==> flow/design.v <==
package cordic_pkg;
    localparam int XY_W = 16;
    localparam int ANGLE_W = 32;
    localparam int MAX_ITER = 32;  
    localparam logic signed [31:0] ANG_PI = 32'sh8000_0000;
    localparam logic signed [31:0] ANG_PI_2 = 32'sh4000_0000;
    localparam logic signed [15:0] KINV_Q15 = 16'sd19898;  
    localparam int KINV_SHIFT = 15;
    localparam real PI = 3.14159265358979323846;
    function automatic logic signed [MAX_ITER-1:0] atan_lut(input int unsigned idx);
        case (idx)
          0: atan_lut = 32'sh2000_0000;
          1: atan_lut = 32'sh12E4_051D;
          2: atan_lut = 32'sh09FB_385B;
          3: atan_lut = 32'sh0511_11D4;
          4: atan_lut = 32'sh028B_0D43;
          5: atan_lut = 32'sh0145_77E1;
          6: atan_lut = 32'sh00A2_EC1E;
          7: atan_lut = 32'sh0051_F155;
          8: atan_lut = 32'sh0028_F953;
          9: atan_lut = 32'sh0014_7E6E;
          10: atan_lut = 32'sh000A_7CC8;
          11: atan_lut = 32'sh0005_3E64;
          12: atan_lut = 32'sh0002_9F32;
          13: atan_lut = 32'sh0001_4F99;
          14: atan_lut = 32'sh0000_A7CC;
          15: atan_lut = 32'sh0000_53E6;
          default: atan_lut = 32'sd0;
        endcase
    endfunction
endpackage
module cordic_stage #(
    parameter int XYI = 19,
    parameter int ANGLE_W = 32,
    parameter int I = 0,
    parameter logic MODE = 1'b0  
)(
    input logic clk,
    input logic rst_n,
    input logic ce,
    input logic signed [XYI:0] x_in,
    input logic signed [XYI:0] y_in,
    input logic signed [ANGLE_W-1:0] z_in,
    output logic signed [XYI:0] x_out,
    output logic signed [XYI:0] y_out,
    output logic signed [ANGLE_W-1:0] z_out
);
    typedef enum logic {MODE_ROT = 1'b0, MODE_VEC = 1'b1} cordic_mode_e;
    logic signed [XYI:0] x_shr;
    logic signed [XYI:0] y_shr;
    logic signed [ANGLE_W-1:0] atan_i;
    logic dir;
    always_comb begin
        x_shr = x_in >>> I;
        y_shr = y_in >>> I;
        atan_i = $signed(cordic_pkg::atan_lut(I));
        dir = (MODE == MODE_ROT) ? z_in[ANGLE_W-1] : y_in[XYI];
    end
    always_ff @(posedge clk or negedge rst_n) begin
        if (!rst_n) begin
            x_out <= '0;
            y_out <= '0;
            z_out <= '0;
        end else if (ce) begin
            if (MODE == MODE_ROT) begin
                x_out <= dir ? (x_in + y_shr) : (x_in - y_shr);
                y_out <= dir ? (y_in - x_shr) : (y_in + x_shr);
                z_out <= dir ? (z_in + atan_i) : (z_in - atan_i);
            end else begin
                x_out <= dir ? (x_in - y_shr) : (x_in + y_shr);
                y_out <= dir ? (y_in + x_shr) : (y_in - x_shr);
                z_out <= dir ? (z_in - atan_i) : (z_in + atan_i);
            end
        end
      end
endmodule
module cordic_preproc #(
  parameter int XY_W = 16,
  parameter int XYI = 19,
  parameter int ANGLE_W = 32
)(
  input logic clk,
  input logic rst_n,
  input logic ce,
  input logic load,
  input logic signed [XY_W-1:0] x_in,
  input logic signed [XY_W-1:0] y_in,
  input logic [ANGLE_W-1:0] angle_in,
  output logic signed [XYI:0] x0,
  output logic signed [XYI:0] y0,
  output logic signed [ANGLE_W-1:0] z0
);
  logic signed [ANGLE_W-1:0] ang_s;
  logic [1:0] quadrant;
  logic signed [XYI:0] x_ext, y_ext;
  always_comb begin
    ang_s = $signed(angle_in);
    quadrant = ang_s[ANGLE_W-1 -: 2];
    x_ext = {{(XYI-XY_W+1){x_in[XY_W-1]}}, x_in};
    y_ext = {{(XYI-XY_W+1){y_in[XY_W-1]}}, y_in};
  end
  always_ff @(posedge clk or negedge rst_n) begin
    if (!rst_n) begin
      x0 <= '0;
      y0 <= '0;
      z0 <= '0;
    end else if (ce) begin
      if (load) begin
        unique case (quadrant)
          2'b00, 2'b11: begin
            x0 <= x_ext;
            y0 <= y_ext;
            z0 <= ang_s;
          end
          2'b01: begin
            x0 <= -y_ext;
            y0 <= x_ext;
            z0 <= ang_s - $signed(cordic_pkg::ANG_PI_2);
          end
          2'b10: begin
            x0 <= y_ext;
            y0 <= -x_ext;
            z0 <= ang_s + $signed(cordic_pkg::ANG_PI_2);
          end
        endcase
      end
    end
  end
endmodule
module cordic_rotator #(
    parameter int XY_W = 16,
    parameter int ANGLE_W = 32,
    parameter int ITER = 16,
    parameter int GUARD = 3,
    parameter int GAIN_COMP = 0
)(
    input logic clk,
    input logic rst_n,
    input logic in_valid,
    output logic in_ready,
    input logic signed [XY_W-1:0] x_start,
    input logic signed [XY_W-1:0] y_start,
    input logic signed [ANGLE_W-1:0] angle,
    output logic out_valid,
    input logic out_ready,
    output logic signed [XY_W-1:0] cosine,
    output logic signed [XY_W-1:0] sine
);
    logic stall;
    logic accept;
    assign stall = out_valid && !out_ready;
    assign in_ready = !stall;
    assign accept = in_valid && in_ready;
    logic [ITER:0] vld;
    always_ff @(posedge clk or negedge rst_n) begin
        if (!rst_n) begin
            vld <= '0;
        end else if (!stall) begin
            vld <= {vld[ITER-1:0], accept};
        end
    end
    assign out_valid = vld[ITER];
    localparam int XYI = XY_W + GUARD;
    logic signed [XYI:0] x0;
    logic signed [XYI:0] y0;
    logic signed [ANGLE_W-1:0] z0;
    cordic_preproc #(
        .XY_W(XY_W),
        .XYI(XYI),
        .ANGLE_W(ANGLE_W)
    ) u_preproc (
        .clk(clk),
        .rst_n(rst_n),
        .ce(!stall),
        .load(accept),
        .x_in(x_start),
        .y_in(y_start),
        .angle_in(angle),
        .x0(x0),
        .y0(y0),
        .z0(z0)
    );
    logic signed [XYI:0] x_pipe [0:ITER];
    logic signed [XYI:0] y_pipe [0:ITER];
    logic signed [ANGLE_W-1:0] z_pipe [0:ITER];
    assign x_pipe[0] = x0;
    assign y_pipe[0] = y0;
    assign z_pipe[0] = z0;
    genvar i;
    generate
        for (i = 0; i < ITER; i++) begin : STG
            cordic_stage #(
                .XYI(XYI),
                .ANGLE_W(ANGLE_W),
                .I(i),
                .MODE(1'b0) 
            ) u_stage (
                .clk(clk),
                .rst_n(rst_n),
                .ce(!stall),
                .x_in(x_pipe[i]),
                .y_in(y_pipe[i]),
                .z_in(z_pipe[i]),
                .x_out(x_pipe[i+1]),
                .y_out(y_pipe[i+1]),
                .z_out(z_pipe[i+1])
            );
         end
    endgenerate
    logic signed [XYI:0] cos_raw, sin_raw;
    assign cos_raw = x_pipe[ITER];
    assign sin_raw = y_pipe[ITER];
    localparam int MULT_W = (XYI+1) + 16;
    logic signed [MULT_W-1:0] cos_prod, sin_prod;
    logic signed [XYI:0] cos_sc, sin_sc;
    always_comb begin
        cos_prod = $signed(cos_raw) * $signed(cordic_pkg::KINV_Q15);
        sin_prod = $signed(sin_raw) * $signed(cordic_pkg::KINV_Q15);
        cos_sc = $signed(cos_prod >>> cordic_pkg::KINV_SHIFT);
        sin_sc = $signed(sin_prod >>> cordic_pkg::KINV_SHIFT);
    end
    logic signed [XYI:0] cos_sel, sin_sel;
    always_comb begin
      if (GAIN_COMP) begin
        cos_sel = cos_sc;
        sin_sel = sin_sc;
      end else begin
        cos_sel = cos_raw;
        sin_sel = sin_raw;
      end
    end
    assign cosine = cos_sel[XY_W-1:0];
    assign sine = sin_sel[XY_W-1:0];
endmodule
module cordic_rot_top (
    input logic clk,
    input logic rst_n,
    input logic in_valid,
    output logic in_ready,
    input logic signed [15:0] x_start,
    input logic signed [15:0] y_start,
    input logic signed [31:0] angle,
    output logic out_valid,
    input logic out_ready,
    output logic signed [15:0] cosine,
    output logic signed [15:0] sine
);
    cordic_rotator #(
        .XY_W(16),
        .ANGLE_W(32),
        .ITER(16),
        .GUARD(3),
        .GAIN_COMP(1)
    ) u_rot (
        .clk(clk),
        .rst_n(rst_n),
        .in_valid(in_valid),
        .in_ready(in_ready),
        .x_start(x_start),
        .y_start(y_start),
        .angle(angle),
        .out_valid(out_valid),
        .out_ready(out_ready),
        .cosine(cosine),
        .sine(sine)
    );
endmodule
* Tool chain data of cordic_rot_top
What the tools print for cordic_rot_top, step after step.
Lines are those of the file above, counted from 1.
Operators carry their Yosys type and port widths (W data, S select, Z words).
Not given: --
- Top :: cordic_rot_top
- Clock :: clk
- Cell library :: sky130hd
- Library corner :: tt_025C_1v80

* Elaborated design
Counts by Yosys on the flattened word-level netlist (proc, flatten, opt, wreduce). Print and check cells are left out. Cells with the same type and inputs are merged into one.
- Bits in registers :: 1209
- Bits of input ports :: 68
- Elaborated cells :: 211
- Reductions and logical operators :: 7
- $add $sub $neg :: 97
- $mul :: 2
- Bitwise logic cells :: 1
- Mux-type cells :: 50
- Equality and inequality tests :: 3
** Operators by type and width (count)
- $mul A20 B15 Y30 const B :: 2
- $mux W20 :: 32
- $mux W32 :: 15
- $pmux W20 S3 :: 2
- $pmux W32 S3 :: 1
- $neg A16 Y20 :: 2
- $add A20 B10 Y20 :: 2
- $sub A20 B10 Y20 :: 2
- $add A20 B11 Y20 :: 2
- $sub A20 B11 Y20 :: 2
- $add A20 B12 Y20 :: 2
- $sub A20 B12 Y20 :: 2
- $add A20 B13 Y20 :: 2
- $sub A20 B13 Y20 :: 2
- $add A20 B14 Y20 :: 2
- $sub A20 B14 Y20 :: 2
- $add A20 B15 Y20 :: 2
- $sub A20 B15 Y20 :: 2
- $add A20 B16 Y20 :: 2
- $sub A20 B16 Y20 :: 2
- $add A20 B17 Y20 :: 2
- $sub A20 B17 Y20 :: 2
- $add A20 B18 Y20 :: 2
- $sub A20 B18 Y20 :: 2
- $add A20 B19 Y20 :: 2
- $sub A20 B19 Y20 :: 2
- $sub A20 B20 Y20 :: 2
- $add A20 B5 Y20 :: 2
Not listed: further kinds 50, cells in them 62.

* Logic depth
Depth = most cells in a row (Yosys ltp): at word level without a register or memory, in the mapped netlist without a sequential cell, where the memories' decode and read muxes count.
- Word-level depth :: 5
- ABC_AREA :: 0
- Depth in mapped cells :: 23

* Mapped cells and area
Source: synth_stat.txt of the flow (Yosys; design flattened, memories mapped). It holds for the ABC_AREA given above (unset counts as 0); a run with the other value may have another netlist.
Totals and module areas in this step are rounded.
- Cell count :: 12675
- Mapped area :: 106200 sq um
- Flip-flop cells :: 1175
** Cells by type
- sky130_fd_sc_hd__dfrtp_1 :: count 1175, total area 29403.2 sq um
- sky130_fd_sc_hd__ha_1 :: count 1362, total area 1.7E+04 sq um
- sky130_fd_sc_hd__a21oi_1 :: count 1421, total area 7.11E+03 sq um
- sky130_fd_sc_hd__xnor2_1 :: count 709, total area 6.21E+03 sq um
- sky130_fd_sc_hd__fa_1 :: count 256, total area 5.12E+03 sq um
- sky130_fd_sc_hd__nand2_1 :: count 1311, total area 4920.97 sq um
- sky130_fd_sc_hd__o21ai_0 :: count 911, total area 4.56E+03 sq um
- sky130_fd_sc_hd__nor2_1 :: count 1210, total area 4.54E+03 sq um
- sky130_fd_sc_hd__xor2_1 :: count 509, total area 4.46E+03 sq um
- sky130_fd_sc_hd__inv_1 :: count 815, total area 3.06E+03 sq um
- sky130_fd_sc_hd__a21o_1 :: count 336, total area 2.52E+03 sq um
- sky130_fd_sc_hd__nor3_1 :: count 303, total area 1.52E+03 sq um
- sky130_fd_sc_hd__clkbuf_1 :: count 341, total area 1.28E+03 sq um
- sky130_fd_sc_hd__nand2b_1 :: count 176, total area 1.1E+03 sq um
- sky130_fd_sc_hd__o21bai_1 :: count 134, total area 1.01E+03 sq um
- sky130_fd_sc_hd__o21a_1 :: count 127, total area 953.414 sq um
- sky130_fd_sc_hd__o31ai_1 :: count 118, total area 885.85 sq um
- sky130_fd_sc_hd__nand3_1 :: count 165, total area 825.792 sq um
Not listed: further types 72, cells in them 1296.
The figures by module come from a second, unflattened synthesis with its own total; it is not the netlist above.
- Cell total of the unflattened synthesis :: 13904
- Area total of the unflattened synthesis :: 122800 sq um
Rows give one instance, submodules left out.
** Modules
- cordic_rotator :: instances 1, sequential area 425.4 sq um, cells 1154, area 11460 sq um
- cordic_stage :: instances 1, sequential area 1802 sq um, cells 837, area 7128 sq um
- cordic_stage :: instances 1, sequential area 1802 sq um, cells 827, area 7084 sq um
- cordic_stage :: instances 1, sequential area 1802 sq um, cells 809, area 7046 sq um
- cordic_stage :: instances 1, sequential area 1802 sq um, cells 809, area 7007 sq um
- cordic_stage :: instances 1, sequential area 1802 sq um, cells 810, area 6934 sq um
- cordic_stage :: instances 1, sequential area 1802 sq um, cells 827, area 6874 sq um
- cordic_stage :: instances 1, sequential area 1802 sq um, cells 790, area 6804 sq um
- cordic_stage :: instances 1, sequential area 1802 sq um, cells 770, area 6780 sq um
- cordic_stage :: instances 1, sequential area 1802 sq um, cells 783, area 6761 sq um
- cordic_stage :: instances 1, sequential area 1802 sq um, cells 744, area 6724 sq um
- cordic_stage :: instances 1, sequential area 1802 sq um, cells 784, area 6691 sq um
- cordic_stage :: instances 1, sequential area 1802 sq um, cells 749, area 6608 sq um
- cordic_stage :: instances 1, sequential area 1802 sq um, cells 713, area 6471 sq um
Further modules, not shown: 5.

* Path before layout
OpenSTA on the mapped netlist: ideal clock, no wires. The path of least setup slack (recovery checks aside). Input and output delay are each 20% of the period. Register names are those of the netlist, which keeps one name where synthesis merged equal registers.
- Path type :: register to output
- Start :: reg u_rot.STG[15].u_stage.x_out[5]
- End :: out cosine[15]
- Driving pins on the path :: 24
- Setup slack :: 0.990 ns
- Time at the first pin :: 0.000 ns
- Data required time :: 6.800 ns
- Arrival time :: 5.810 ns
- Path delay :: 5.810 ns
- Clock period :: 8.5 ns
- Buffers on the path :: 0
- Synthesis period reached :: 7.51 ns
"path delay" is the arrival time less input delay plus setup time.
At an output port there is no setup time.
"driving pins on the path": output pins that drive a net of the path, with the launching flip-flop's if there is one; two outputs of one cell count as two.
"synthesis period reached" = period - worst setup slack (recovery checks aside). The figure is calculated, with input and output delays left at 20% of the set period.
Between the ends stands the longest chain of elaborated cells between them, by number of cells; it is not shown to be the way that was timed. Of several equally long chains one is given.
A line is the first line of the expression or statement that the cell stems from. Yosys adds cells for indexed reads and writes and turns some case tables into memories.
At most two assigning lines are given for a register; there are more.
- Cells stage by stage :: sky130_fd_sc_hd__dfrtp_1 sky130_fd_sc_hd__ha_1 sky130_fd_sc_hd__xor2_1 sky130_fd_sc_hd__ha_1 sky130_fd_sc_hd__a21oi_1 sky130_fd_sc_hd__fa_1 sky130_fd_sc_hd__fa_1 sky130_fd_sc_hd__inv_1 sky130_fd_sc_hd__fa_1 sky130_fd_sc_hd__inv_1 sky130_fd_sc_hd__fa_1 sky130_fd_sc_hd__inv_1 sky130_fd_sc_hd__ha_1 sky130_fd_sc_hd__a21o_1 sky130_fd_sc_hd__a21o_1 sky130_fd_sc_hd__a21oi_1 sky130_fd_sc_hd__o21ai_0 sky130_fd_sc_hd__inv_1 sky130_fd_sc_hd__a21oi_1 sky130_fd_sc_hd__o41ai_1 sky130_fd_sc_hd__o211ai_1 sky130_fd_sc_hd__o41ai_1 sky130_fd_sc_hd__o21ba_2 sky130_fd_sc_hd__xnor2_1
- Length of the longest elaborated chain :: 1
- Elaborated cells between the ends (all ways) :: 1
- Source lines of those cells :: 1
- Those cells by class :: mul: 1
** RTL lines, path post-synthesis
- from (decl) :: line 44 : output logic signed [XYI:0] x_out,
- from (assign) :: line 66 : x_out <= dir ? (x_in + y_shr) : (x_in - y_shr);
- from (assign) :: line 70 : x_out <= dir ? (x_in - y_shr) : (x_in + y_shr);
- $mul A20 B15 Y30 :: line 217 : cos_prod = $signed(cos_raw) * $signed(cordic_pkg::KINV_Q15);
- to (decl) :: line 245 : output logic signed [15:0] cosine,

* Worst path after layout
Path of least setup slack in the final report of flow run A (OpenROAD, finished layout, wires in). Where an end is a register, its clock arrival counts in the times.
- Path type :: register to output
- Start :: reg u_rot.STG[15].u_stage.x_out[6]
- End :: out cosine[15]
- Arrival time :: 7.39 ns
- Setup slack :: 2.13 ns
- Buffers on the path :: 2
- Time at the first pin :: 0.77 ns
- Driving pins on the path :: 26
- Clock period :: 11.9 ns
- Data required time :: 9.52 ns
Between the ends stands the longest chain of elaborated cells between them, by number of cells; it is not shown to be the way that was timed. Of several equally long chains one is given.
At most two assigning lines are given for a register; there are more.
- Cells stage by stage :: sky130_fd_sc_hd__dfrtp_4 sky130_fd_sc_hd__buf_4 sky130_fd_sc_hd__ha_4 sky130_fd_sc_hd__xor2_1 sky130_fd_sc_hd__ha_1 sky130_fd_sc_hd__inv_1 sky130_fd_sc_hd__fa_1 sky130_fd_sc_hd__fa_1 sky130_fd_sc_hd__inv_1 sky130_fd_sc_hd__fa_1 sky130_fd_sc_hd__inv_1 sky130_fd_sc_hd__fa_1 sky130_fd_sc_hd__inv_1 sky130_fd_sc_hd__ha_1 sky130_fd_sc_hd__a21o_1 sky130_fd_sc_hd__a21o_1 sky130_fd_sc_hd__a21oi_2 sky130_fd_sc_hd__o21ai_0 sky130_fd_sc_hd__inv_1 sky130_fd_sc_hd__a21oi_2 sky130_fd_sc_hd__o41ai_4 sky130_fd_sc_hd__o211ai_1 sky130_fd_sc_hd__o41ai_2 sky130_fd_sc_hd__o21ba_2 sky130_fd_sc_hd__xnor2_1 sky130_fd_sc_hd__clkdlybuf4s50_1
- Length of the longest elaborated chain :: 1
- Elaborated cells between the ends (all ways) :: 1
- Source lines of those cells :: 1
- Those cells by class :: mul: 1
** RTL lines, path post-layout
- from (decl) :: line 44 : output logic signed [XYI:0] x_out,
- from (assign) :: line 66 : x_out <= dir ? (x_in + y_shr) : (x_in - y_shr);
- from (assign) :: line 70 : x_out <= dir ? (x_in - y_shr) : (x_in + y_shr);
- $mul A20 B15 Y30 :: line 217 : cos_prod = $signed(cos_raw) * $signed(cordic_pkg::KINV_Q15);
- to (decl) :: line 245 : output logic signed [15:0] cosine,

Settings and measured results of 3 stored flow runs for module cordic_rot_top (sky130hd), not sorted in any way. The constraints put input and output delay at 20% of the set period each and load the outputs with 0.01 pF.
"reached clock period" means the clock period less the worst setup slack. The figure is calculated, with input and output delays left at 20% of the set period.
"worst setup path time" is the time allowed to the run's worst setup path (the clock period less input and output delay, where it has them) less its slack. Clock arrival times count: a late capture clock shortens it, a late launch clock lengthens it.
The results are shown rounded.

** Flow run A
- Settings :: ABC_AREA=0; CORE_ASPECT_RATIO=2.0; CORE_MARGIN=8; CORE_UTILIZATION=65; CTS_CLUSTER_DIAMETER=68; CTS_CLUSTER_SIZE=80; GPL_ROUTABILITY_DRIVEN=1; GPL_TIMING_DRIVEN=0; MAX_ROUTING_LAYER=met4; MIN_ROUTING_LAYER=met1; SETUP_SLACK_MARGIN=2.25; SLEW_MARGIN=30; TNS_END_PERCENT=5; period_ns=11.9; CAP_MARGIN=20
- Utilization :: 0.696
- Reached clock period :: 9.768 ns
- Chip area after synthesis (Yosys) :: 106200 sq um
- Worst-case hold slack :: 0.481 ns
- Worst setup slack after layout :: 2.132 ns
- Worst setup path time :: 7.39 ns
- Worst setup path kind :: register to output
- Standard-cell area after layout :: 113400 sq um
- Area inside the die boundary :: 177400 sq um
- Final setup TNS :: 0.000 ns

** Flow run B
- Settings :: ABC_AREA=0; CAP_MARGIN=15; CELL_PAD_IN_SITES_DETAIL_PLACEMENT=0; CORE_ASPECT_RATIO=1.46; CORE_MARGIN=8; CORE_UTILIZATION=35; CTS_CLUSTER_DIAMETER=196; MIN_ROUTING_LAYER=met1; PLACE_DENSITY_LB_ADDON=0.18; SETUP_SLACK_MARGIN=2.89; SLEW_MARGIN=40; period_ns=11.6
- Utilization :: 0.39
- Reached clock period :: 8.905 ns
- Chip area after synthesis (Yosys) :: 106200 sq um
- Worst-case hold slack :: 0.465 ns
- Worst setup slack after layout :: 2.695 ns
- Worst setup path time :: 6.58 ns
- Worst setup path kind :: register to output
- Standard-cell area after layout :: 117900 sq um
- Area inside the die boundary :: 321800 sq um
- Final setup TNS :: 0.000 ns

** Flow run C
- Settings :: CELL_PAD_IN_SITES_GLOBAL_PLACEMENT=1; CTS_CLUSTER_DIAMETER=50; MAX_ROUTING_LAYER=met4; PLACE_DENSITY_LB_ADDON=0.19; SETUP_SLACK_MARGIN=-0.36; period_ns=8.5; CAP_MARGIN=20; CORE_MARGIN=2; CORE_UTILIZATION=40; SLEW_MARGIN=20
- Utilization :: 0.449
- Reached clock period :: 8.529 ns
- Chip area after synthesis (Yosys) :: 106200 sq um
- Worst-case hold slack :: 0.461 ns
- Worst setup slack after layout :: -0.029 ns
- Worst setup path time :: 6.83 ns
- Worst setup path kind :: register to output
- Standard-cell area after layout :: 118800 sq um
- Area inside the die boundary :: 269800 sq um
- Final setup TNS :: -0.077 ns
